==> flow/design.v <==
`timescale 1ns / 1ps
module iir_filter (
    input wire clk,
    input wire rst,
    input wire signed [15:0] x_in,
    output reg signed [15:0] y_out
);
    localparam signed [39:0] B0 =  3947;
    localparam signed [39:0] B1 = -7894;
    localparam signed [39:0] B2 =  3947;
    localparam signed [39:0] A2 = -7891; 
    localparam signed [39:0] A3 =  3801;
    reg signed [39:0] z1;
    reg signed [39:0] z2;
    wire signed [39:0] x_ext;
    wire signed [39:0] b0_x, b1_x, b2_x;
    wire signed [39:0] a2_y, a3_y;
    wire signed [39:0] y_acc;
    assign x_ext = {{24{x_in[15]}}, x_in};
    assign b0_x = x_ext * B0;
    assign b1_x = x_ext * B1;
    assign b2_x = x_ext * B2;
    assign y_acc = b0_x + z1;
    reg signed [15:0] y_comb;
    wire signed [39:0] y_scaled = y_acc >>> 12; 
    always @(*) begin
        if (y_scaled > 32767)      
            y_comb = 32767;
        else if (y_scaled < -32768) 
            y_comb = -32768;
        else                        
            y_comb = y_scaled[15:0];
    end
    wire signed [39:0] y_comb_ext = {{24{y_comb[15]}}, y_comb};
    assign a2_y = y_comb_ext * A2;
    assign a3_y = y_comb_ext * A3;
    always @(posedge clk) begin
        if (rst) begin
            y_out <= 0;
            z1 <= 0;
            z2 <= 0;
        end else begin
            y_out <= y_comb;
            z1 <= b1_x - a2_y + z2;
            z2 <= b2_x - a3_y;
        end
    end
endmodule
`timescale 1ns / 1ps
module threshold_estimator (
    input wire clk,
    input wire rst,
    input wire signed [15:0] data_in,
    output reg signed [15:0] threshold
);
    reg signed [15:0] abs_data;
    always @(*) begin
        if (data_in == -16'd32768) abs_data = 16'd32767;
        else abs_data = (data_in < 0) ? -data_in : data_in;
    end
    localparam K = 14; 
    reg signed [31:0] accumulator;
    always @(posedge clk) begin
        if (rst) begin
            accumulator <= 0;
            threshold <= 0;
        end else begin
            accumulator <= accumulator - (accumulator >>> K) + abs_data;
            threshold <= -(((accumulator >>> K) * 45) >>> 3);
        end
    end
endmodule
`timescale 1ns / 1ps
module spike_detect (
    input wire clk,
    input wire rst,
    input wire signed [15:0] data_in,
    input wire signed [15:0] threshold,
    output reg spike_out
);
    localparam integer LOCKOUT = 20;
    localparam signed [15:0] SATURATION_NEG = -16'd30000;
    reg [4:0] timer;
    always @(posedge clk) begin
        if (rst) begin
            spike_out <= 0;
            timer <= 0;
        end else begin
            spike_out <= 0;
            if (timer > 0) begin
                timer <= timer - 1;
            end else begin
                if ((data_in < threshold) && (data_in > SATURATION_NEG)) begin
                    spike_out <= 1;
                    timer <= LOCKOUT;
                end
            end
        end
    end
endmodule
`timescale 1ns / 1ps
module velocity_decoder (
    input wire clk,
    input wire rst,
    input wire bin_strobe,  
    input wire signed [15:0] bin_count,  
    output reg signed [15:0] velocity  
);
    localparam signed [15:0] M1 = 16'd3891;  
    localparam signed [15:0] M2 = 16'd819;  
    localparam signed [15:0] MAX_VEL = 16'd20480; 
    localparam signed [15:0] MIN_VEL = -16'd20480;
    reg signed [31:0] term1;  
    reg signed [31:0] term2;  
    reg signed [31:0] sum;  
    always @(posedge clk) begin
        if (rst) begin
            velocity <= 0;
        end else if (bin_strobe) begin
            term1 = velocity * M1; 
            term2 = (bin_count * M2) <<< 12;
            sum = term1 + term2;
            if ((sum >>> 12) > MAX_VEL) 
                velocity <= MAX_VEL;
            else if ((sum >>> 12) < MIN_VEL)
                velocity <= MIN_VEL;
            else
                velocity <= sum >>> 12;
        end
    end
endmodule
`timescale 1ns / 1ps
module neural_pipeline_top (
    input wire clk,
    input wire rst,
    input wire signed [15:0] raw_in,
    output wire signed [15:0] vel_out
);
    wire signed [15:0] filt_out;
    wire spike_pulse_raw;  
    reg spike_pulse_safe;  
    wire signed [15:0] auto_threshold;
    reg [17:0] warmup_cnt; 
    always @(posedge clk) begin
        if (rst) begin
            warmup_cnt <= 0;
            spike_pulse_safe <= 0;
        end else begin
            if (warmup_cnt < 150000) 
                warmup_cnt <= warmup_cnt + 1;
            if (warmup_cnt == 150000) 
                spike_pulse_safe <= spike_pulse_raw;
            else 
                spike_pulse_safe <= 0;
        end
    end
    reg [10:0] bin_timer;
    reg bin_strobe;
    reg signed [15:0] bin_accumulator;
    reg signed [15:0] current_bin_count;
    iir_filter u_filter (
        .clk(clk),
        .rst(rst),
        .x_in(raw_in),
        .y_out(filt_out)
    );
    threshold_estimator u_thresh_gen (
        .clk(clk),
        .rst(rst),
        .data_in(filt_out),
        .threshold(auto_threshold)
    );
    spike_detect u_detect (
        .clk(clk),
        .rst(rst),
        .data_in(filt_out),
        .threshold(auto_threshold), 
        .spike_out(spike_pulse_raw) 
    );
    always @(posedge clk) begin
        if (rst) begin
            bin_timer <= 0;
            bin_accumulator <= 0;
            current_bin_count <= 0;
            bin_strobe <= 0;
        end else begin
            bin_strobe <= 0;
            if (spike_pulse_safe)
                bin_accumulator <= bin_accumulator + 1;
            if (bin_timer == 1499) begin
                bin_timer <= 0;
                current_bin_count <= bin_accumulator;
                bin_accumulator <= 0;
                bin_strobe <= 1;
            end else begin
                bin_timer <= bin_timer + 1;
                bin_strobe <= 0;
            end
        end
    end
    velocity_decoder u_decoder (
        .clk(clk),
        .rst(rst),
        .bin_strobe(bin_strobe),
        .bin_count(current_bin_count),
        .velocity(vel_out)
    );
endmodule
Lab notebook: neural_pipeline_top

* Step by step through the tools: neural_pipeline_top
Module neural_pipeline_top before and after one edit of its RTL, step after step.
Lines under "unedited" count in the file above, lines under "edited" in the edited file.
"change" is "edited" less "unedited", of the values as shown.
Cell names lack the library's common part.
A cell with -- has no value.
- Design top :: neural_pipeline_top
- Clock :: clk
- Library :: sky130hd
- Timing corner :: tt_025C_1v80

* The edit
Unified diff, file above to edited file.
The edited RTL no longer does the same as the RTL above: the edit was made by script, with no optimisation intended.
#+begin_src diff
@@ -159,10 +159,13 @@
     reg signed [15:0] bin_accumulator;
     reg signed [15:0] current_bin_count;
+    wire signed [15:0] filt_out_a, filt_out_b;
     iir_filter u_filter (
         .clk(clk),
         .rst(rst),
         .x_in(raw_in),
-        .y_out(filt_out)
-    );
+        .y_out(filt_out_a)
+    );
+    iir_filter u_filter_alt (.clk(clk), .rst(rst), .x_in(~raw_in), .y_out(filt_out_b));
+    assign filt_out = filt_out_a ^ filt_out_b;
     threshold_estimator u_thresh_gen (
         .clk(clk),
#+end_src

* Word level
Source: Yosys, flattened and elaborated, memories not mapped. Widths are those after wreduce. Registers that Yosys merges into a memory's read port (data or address) are not register bits. Print and check cells do not count. Equal cells are merged and count once.
** Bit counts
- bits in registers :: unedited 229, edited 325, change +96
- input port bits :: unedited 18, edited 18, change 0
- output and inout bits :: unedited 16, edited 16, change 0
** Operators by class
- $add $sub $neg :: unedited 13, edited 17, change +4
- $mul :: unedited 7, edited 11, change +4
- $lt $le $gt $ge :: unedited 9, edited 11, change +2
- eq/ne operators :: unedited 3, edited 3, change 0
- muxes and demuxes :: unedited 10, edited 12, change +2
- bitwise operators :: unedited 1, edited 3, change +2
- reduce/logical cells :: unedited 5, edited 5, change 0
** Operators by type and width
- multiplier 16 x 13 -> 29 bit with constant B :: unedited 4, edited 7, change +3
- 2-to-1 mux 16 bit :: unedited 6, edited 8, change +2
- adder 29 x 40 -> 40 bit :: unedited 1, edited 2, change +1
- adder 40 bit :: unedited 1, edited 2, change +1
- > comparator 28 x 16 -> 1 bit with constant B :: unedited 1, edited 2, change +1
- less-than comparator 28 x 16 -> 1 bit with constant B :: unedited 1, edited 2, change +1
- multiplier 16 x 14 -> 30 bit with constant B :: unedited 1, edited 2, change +1
- subtractor 29 x 29 -> 30 bit :: unedited 1, edited 2, change +1
- subtractor 40 bit :: unedited 1, edited 2, change +1
- NOT 16 bit :: unedited 0, edited 1, change +1
- XOR 16 bit :: unedited 0, edited 1, change +1
- OR reduction 2 bit :: unedited 3, edited 3, change 0
- 2-to-1 mux 1 bit :: unedited 2, edited 2, change 0
- 2-to-1 mux 5 bit :: unedited 2, edited 2, change 0
- negation 16 bit :: unedited 2, edited 2, change 0
- adder 11 x 1 -> 11 bit with constant B :: unedited 1, edited 1, change 0
- adder 16 x 2 -> 16 bit with constant B :: unedited 1, edited 1, change 0
- adder 18 x 1 -> 18 bit with constant B :: unedited 1, edited 1, change 0
- adder 29 x 32 -> 32 bit :: unedited 1, edited 1, change 0
- adder 32 x 16 -> 32 bit :: unedited 1, edited 1, change 0
- equality test 11 bit with constant B :: unedited 1, edited 1, change 0
- equality test 16 bit with constant B :: unedited 1, edited 1, change 0
- equality test 18 bit with constant B :: unedited 1, edited 1, change 0
- > comparator 16 bit with constant B :: unedited 1, edited 1, change 0
- > comparator 20 x 16 -> 1 bit with constant B :: unedited 1, edited 1, change 0
- > comparator 5 x 1 -> 1 bit with constant B :: unedited 1, edited 1, change 0
- logical AND 1 bit :: unedited 1, edited 1, change 0
- less-than comparator 16 x 1 -> 1 bit with constant B :: unedited 1, edited 1, change 0
The list need not be complete.

* Depth
Yosys ltp: most cells in a row. Word level: on the elaborated netlist, between registers, memories and ports. Mapped: between sequential cells and ports; inverters and the memories' decode and read muxes count.
** Depth
- depth in word-level cells :: unedited 8, edited 9, change +1
- ABC_AREA :: unedited 0, edited 0
- depth in mapped cells :: unedited 71, edited 72, change +1
- mapped depth without buffers :: unedited 69, edited 69, change 0

* Netlist
Yosys stat after the flow's synthesis: flattened, memories mapped to cells. It holds for the ABC_AREA given above (unset counts as 0); a run with the other value may have another netlist.
** Cell types
- inv_1 :: unedited 1004, edited 1528, change +524
- ha_1 :: unedited 712, edited 1186, change +474
- fa_1 :: unedited 524, edited 848, change +324
- nor2_1 :: unedited 351, edited 492, change +141
- a21oi_1 :: unedited 198, edited 339, change +141
- xnor2_1 :: unedited 194, edited 322, change +128
- dfxtp_1 :: unedited 219, edited 305, change +86
- xor2_1 :: unedited 146, edited 232, change +86
- o21ai_0 :: unedited 122, edited 208, change +86
- nand2_1 :: unedited 181, edited 227, change +46
- a21o_1 :: unedited 101, edited 142, change +41
- nor3_1 :: unedited 62, edited 101, change +39
- nand2b_1 :: unedited 44, edited 80, change +36
- o21bai_1 :: unedited 14, edited 43, change +29
- nand3_1 :: unedited 69, edited 92, change +23
- nor2b_1 :: unedited 44, edited 66, change +22
- or3_1 :: unedited 24, edited 41, change +17
- clkbuf_1 :: unedited 49, edited 64, change +15
The list need not be complete.
** Mapped netlist
- standard cells after synthesis :: unedited 4550, edited 7023, change +2473
- synthesis area (sq mm) :: unedited 0.0403875, edited 0.0633207, change +0.0229332
- sequential area (sq mm) :: unedited 0.0043842, edited 0.0061059, change +0.0017217
- flip-flop cells :: unedited 219, edited 305, change +86
- buffers :: unedited 62, edited 86, change +24
By module: a second synthesis without flattening, with its own total; a netlist apart from the flattened one above.
** Second synthesis, totals
- cell total of the unflattened synthesis :: unedited 4726, edited 7563, change +2837
- area (unflattened synthesis) (sq mm) :: unedited 0.0419327, edited 0.0669054, change +0.0249727
Rows give one instance, submodules left out.
** Modules, unedited
- iir_filter :: times used 1, cells 2745, area 0.0243396 sq mm, seq. area 0.0017217 sq mm
- velocity_decoder :: times used 1, cells 840, area 0.0078238 sq mm, seq. area 0.0003203 sq mm
- (no name shown) :: times used 1, cells 770, area 0.0064237 sq mm, seq. area 0.0009609 sq mm
- neural_pipeline_top :: times used 1, cells 274, area 0.0026213 sq mm, seq. area 0.0012612 sq mm
- spike_detect :: times used 1, cells 97, area 0.0007244 sq mm, seq. area 0.0001201 sq mm
** Modules, edited
- iir_filter :: times used 2, cells 2777, area 0.0245798 sq mm, seq. area 0.0017217 sq mm
- velocity_decoder :: times used 1, cells 840, area 0.0078238 sq mm, seq. area 0.0003203 sq mm
- (no name shown) :: times used 1, cells 770, area 0.0064237 sq mm, seq. area 0.0009609 sq mm
- neural_pipeline_top :: times used 1, cells 302, area 0.0027739 sq mm, seq. area 0.0012612 sq mm
- spike_detect :: times used 1, cells 97, area 0.0007244 sq mm, seq. area 0.0001201 sq mm

* Worst setup path after synthesis
Path of least setup slack by OpenSTA after synthesis, without wires, with an ideal clock, recovery checks aside; 20% of the period is set as input and as output delay. Where synthesis merged equal registers, the netlist keeps one of their names.
** Timing after synthesis
- path kind :: unedited in2reg, edited in2reg
- start point :: unedited input raw_in[7], edited input raw_in[15]
- end point :: unedited register u_filter.z1[29], edited register u_filter_alt.z1[32]
- clock period (ns) :: unedited 25.0, edited 25.0, change 0.0
- input delay (ns) :: unedited 5.000, edited 5.000, change 0.000
- launch time at the first pin (ns) :: unedited 5.000, edited 5.000, change 0.000
- arrival time (ns) :: unedited 19.584, edited 20.245, change +0.661
- required time (ns) :: unedited 24.879, edited 24.930, change +0.051
- setup slack (ns) :: unedited 5.295, edited 4.684, change -0.611
- delay of the path (ns) :: unedited 14.705, edited 15.315, change +0.610
- stages on the path :: unedited 65, edited 66, change +1
- synthesis period reached (ns) :: unedited 19.705, edited 20.316, change +0.611
"delay of the path" is the arrival time less input delay plus setup time.
"stages on the path": output pins that drive a net of the path, with the launching flip-flop's if there is one; two outputs of one cell count as two.
"synthesis period reached" is the clock period less the worst setup slack; recovery checks do not enter. This is arithmetic on one report: input and output delays are still those of the set period (20% each).
The rows between start and end are the longest chain of elaborated cells between them; the timing report does not say that the signal goes this way. Where chains are equally long, one stands for them.
A line is the first line of the expression or statement that the cell stems from. Yosys adds cells for indexed reads and writes and turns some case tables into memories.
On the way, after synthesis, unedited:
- Cells stage by stage :: ha_1 fa_1 inv_1 fa_1 inv_1 fa_1 inv_1 fa_1 inv_1 ha_1 or3_1 o211ai_1 a21oi_1 o21a_1 o21ai_0 nand2_1 a21o_1 a21oi_1 [... 29 more ...] o31ai_1 nor2_1 xnor2_1 fa_1 inv_1 ha_1 a21o_1 a21oi_1 o21ai_0 a21oi_1 nor2b_1 o21ai_0 nand2b_1 a21oi_1 nand2_1 o221ai_1 o21ai_1 mux2_2
- Length of the longest elaborated chain :: 8
- Elaborated cells on any way between the ends :: 10
** RTL lines, path after synthesis, unedited
- start, declared :: line 136 : input wire signed [15:0] raw_in,
- multiplier 16 x 13 -> 29 bit :: line 20 : assign b0_x = x_ext * B0;
- adder 29 x 40 -> 40 bit :: line 23 : assign y_acc = b0_x + z1;
- less-than comparator 28 x 16 -> 1 bit :: line 29 : else if (y_scaled < -32768)
- 2-to-1 mux 16 bit :: line 29
- 2-to-1 mux 16 bit :: line 27 : if (y_scaled > 32767)
- multiplier 16 x 14 -> 30 bit :: line 35 : assign a2_y = y_comb_ext * A2;
- subtractor 40 bit :: line 44 : z1 <= b1_x - a2_y + z2;
- adder 40 bit :: line 44
- end, assigned :: line 40 : z1 <= 0;
- end, assigned :: line 44
- end, declared :: line 13 : reg signed [39:0] z1;
Some nets on the timed path still bear RTL names; the line given drives or declares the net.
** Nets with RTL names, path after synthesis, unedited (line)
- u_filter.y_comb[9] :: 27
On the way, after synthesis, edited:
- Cells stage by stage :: inv_2 buf_1 ha_1 inv_1 fa_1 inv_1 fa_1 fa_1 inv_1 fa_1 inv_1 ha_1 or2_2 a31oi_1 nand2b_1 o21ai_1 a21boi_4 a221oi_2 [... 30 more ...] a21oi_1 o21bai_1 a21bo_2 a31oi_1 o21ai_0 o21ai_0 nand2b_1 xnor2_1 fa_1 ha_1 or3_1 a211o_1 a31o_2 a211o_1 a21boi_0 o31ai_1 nand2b_1 a21oi_1
- Length of the longest elaborated chain :: 9
- Elaborated cells on any way between the ends :: 11
** RTL lines, path after synthesis, edited
- start, declared :: line 136 : input wire signed [15:0] raw_in,
- NOT 16 bit :: line 168 : iir_filter u_filter_alt (.clk(clk), .rst(rst), .x_in(~raw_in), .y_out(filt_out_b));
- multiplier 16 x 13 -> 29 bit :: line 20 : assign b0_x = x_ext * B0;
- adder 29 x 40 -> 40 bit :: line 23 : assign y_acc = b0_x + z1;
- less-than comparator 28 x 16 -> 1 bit :: line 29 : else if (y_scaled < -32768)
- 2-to-1 mux 16 bit :: line 29
- 2-to-1 mux 16 bit :: line 27 : if (y_scaled > 32767)
- multiplier 16 x 14 -> 30 bit :: line 35 : assign a2_y = y_comb_ext * A2;
- subtractor 40 bit :: line 44 : z1 <= b1_x - a2_y + z2;
- adder 40 bit :: line 44
- end, assigned :: line 40 : z1 <= 0;
- end, assigned :: line 44
- end, declared :: line 13 : reg signed [39:0] z1;
** Nets with RTL names, path after synthesis, edited (line)
- u_filter_alt.y_comb[2] :: 27

* Timing after layout
From the final timing report of the runs of set A: the path of least setup slack in the routed layout; clock arrival at registers is part of the times.
** Timing post-layout
- path kind :: unedited in2reg, edited in2reg
- start point :: unedited input raw_in[0], edited input raw_in[5]
- end point :: unedited register u_filter.z1[29], edited register u_filter_alt.z1[32]
- clock period (ns) :: unedited 23.2, edited 23.2, change 0.0
- input delay (ns) :: unedited 4.64, edited 4.64, change 0.00
- launch time at the first pin (ns) :: unedited 4.64, edited 4.64, change 0.00
- arrival time (ns) :: unedited 22.42, edited 22.74, change +0.32
- required time (ns) :: unedited 23.69, edited 23.65, change -0.04
- setup slack (ns) :: unedited 1.27, edited 0.91, change -0.36
- stages on the path :: unedited 57, edited 57, change 0
The rows between start and end are the longest chain of elaborated cells between them; the timing report does not say that the signal goes this way. Where chains are equally long, one stands for them.
On the way, post-layout, unedited:
- Cells stage by stage :: clkdlybuf4s50_1 inv_1 ha_1 ha_1 inv_1 fa_1 inv_1 fa_1 fa_1 ha_1 nand3_1 nand2_1 a41o_1 o41ai_1 buf_4 o21ai_0 a211o_1 a31o_2 [... 21 more ...] inv_1 fa_1 ha_1 a2111oi_0 or3_1 o31ai_1 o41ai_1 nand2b_1 a21oi_1 xnor2_1 fa_1 inv_1 ha_1 nand2_1 a2111oi_1 o221ai_1 o21ai_1 mux2_2
- Length of the longest elaborated chain :: 8
- Elaborated cells on any way between the ends :: 10
** RTL lines, path post-layout, unedited
- start, declared :: line 136 : input wire signed [15:0] raw_in,
- multiplier 16 x 13 -> 29 bit :: line 20 : assign b0_x = x_ext * B0;
- adder 29 x 40 -> 40 bit :: line 23 : assign y_acc = b0_x + z1;
- less-than comparator 28 x 16 -> 1 bit :: line 29 : else if (y_scaled < -32768)
- 2-to-1 mux 16 bit :: line 29
- 2-to-1 mux 16 bit :: line 27 : if (y_scaled > 32767)
- multiplier 16 x 14 -> 30 bit :: line 35 : assign a2_y = y_comb_ext * A2;
- subtractor 40 bit :: line 44 : z1 <= b1_x - a2_y + z2;
- adder 40 bit :: line 44
- end, assigned :: line 40 : z1 <= 0;
- end, assigned :: line 44
- end, declared :: line 13 : reg signed [39:0] z1;
Some nets on the timed path still bear RTL names; the line given drives or declares the net.
** Nets with RTL names, path post-layout, unedited (line)
- u_filter.y_comb[12] :: 27
On the way, post-layout, edited:
- Cells stage by stage :: clkdlybuf4s50_1 inv_1 ha_1 fa_1 ha_1 ha_1 fa_1 ha_1 a21oi_1 o21bai_1 a21oi_1 o21bai_1 a21oi_1 a2bb2oi_1 a211o_1 nand2_1 o211ai_1 xor2_1 [... 21 more ...] fa_1 ha_1 a21oi_1 o21ai_0 a311oi_1 nor3_1 a41o_1 or4b_2 a31o_2 a21oi_1 xnor2_1 xnor2_1 fa_1 ha_1 nand2_1 o31ai_1 nand2b_1 a21oi_1
- Length of the longest elaborated chain :: 9
- Elaborated cells on any way between the ends :: 11
** RTL lines, path post-layout, edited
- start, declared :: line 136 : input wire signed [15:0] raw_in,
- NOT 16 bit :: line 168 : iir_filter u_filter_alt (.clk(clk), .rst(rst), .x_in(~raw_in), .y_out(filt_out_b));
- multiplier 16 x 13 -> 29 bit :: line 20 : assign b0_x = x_ext * B0;
- adder 29 x 40 -> 40 bit :: line 23 : assign y_acc = b0_x + z1;
- less-than comparator 28 x 16 -> 1 bit :: line 29 : else if (y_scaled < -32768)
- 2-to-1 mux 16 bit :: line 29
- 2-to-1 mux 16 bit :: line 27 : if (y_scaled > 32767)
- multiplier 16 x 14 -> 30 bit :: line 35 : assign a2_y = y_comb_ext * A2;
- subtractor 40 bit :: line 44 : z1 <= b1_x - a2_y + z2;
- adder 40 bit :: line 44
- end, assigned :: line 40 : z1 <= 0;
- end, assigned :: line 44
- end, declared :: line 13 : reg signed [39:0] z1;
** Nets with RTL names, path post-layout, edited (line)
- u_filter_alt.y_comb[12] :: 27

* Measured runs
Runs of the flow (Yosys, OpenROAD) on both versions; the two runs of a pair have the same settings. The constraints put input and output delay at 20% of the set period each and load the outputs with 0.01 pF.
Flow settings, set A:
- period_ns :: 23.2
- CAP_MARGIN :: 20
- CORE_MARGIN :: 2
- CORE_UTILIZATION :: 40
- SLEW_MARGIN :: 20
** Results, set A
- synthesis area (sq mm) :: unedited 0.0403875, edited 0.0633207, change +0.0229332
- total die area (sq mm) :: unedited 0.103526, edited 0.161499, change +0.057973
- standard-cell area of the final layout (sq mm) :: unedited 0.0433904, edited 0.0680415, change +0.0246511
- utilization of the finished layout :: unedited 0.433, edited 0.431, change -0.002
- worst slack on setup checks (ns) :: unedited 1.273, edited 0.910, change -0.363
- summed negative setup slack (ns) :: unedited 0.000, edited 0.000, change 0.000
- reached clock period (ns) :: unedited 21.927, edited 22.290, change +0.363
Flow settings, set B:
- ABC_AREA :: 1
- CELL_PAD_IN_SITES_DETAIL_PLACEMENT :: 1
- CORE_MARGIN :: 4
- CORE_UTILIZATION :: 35
- CTS_CLUSTER_DIAMETER :: 352
- GPL_TIMING_DRIVEN :: 0
- PLACE_DENSITY_LB_ADDON :: 0.05
- period_ns :: 22.0
- CAP_MARGIN :: 20
- SLEW_MARGIN :: 20
** Results, set B
- synthesis area (sq mm) :: unedited 0.0419352, edited 0.0662711, change +0.0243359
- total die area (sq mm) :: unedited 0.125415, edited 0.196373, change +0.070958
- standard-cell area of the final layout (sq mm) :: unedited 0.0455137, edited 0.0715536, change +0.0260399
- utilization of the finished layout :: unedited 0.384, edited 0.381, change -0.003
- worst slack on setup checks (ns) :: unedited 1.219, edited 0.665, change -0.554
- summed negative setup slack (ns) :: unedited 0.000, edited 0.000, change 0.000
- reached clock period (ns) :: unedited 20.781, edited 21.335, change +0.554
"reached clock period" = clock period - worst setup slack. The figure is calculated, with input and output delays left at 20% of the set period.
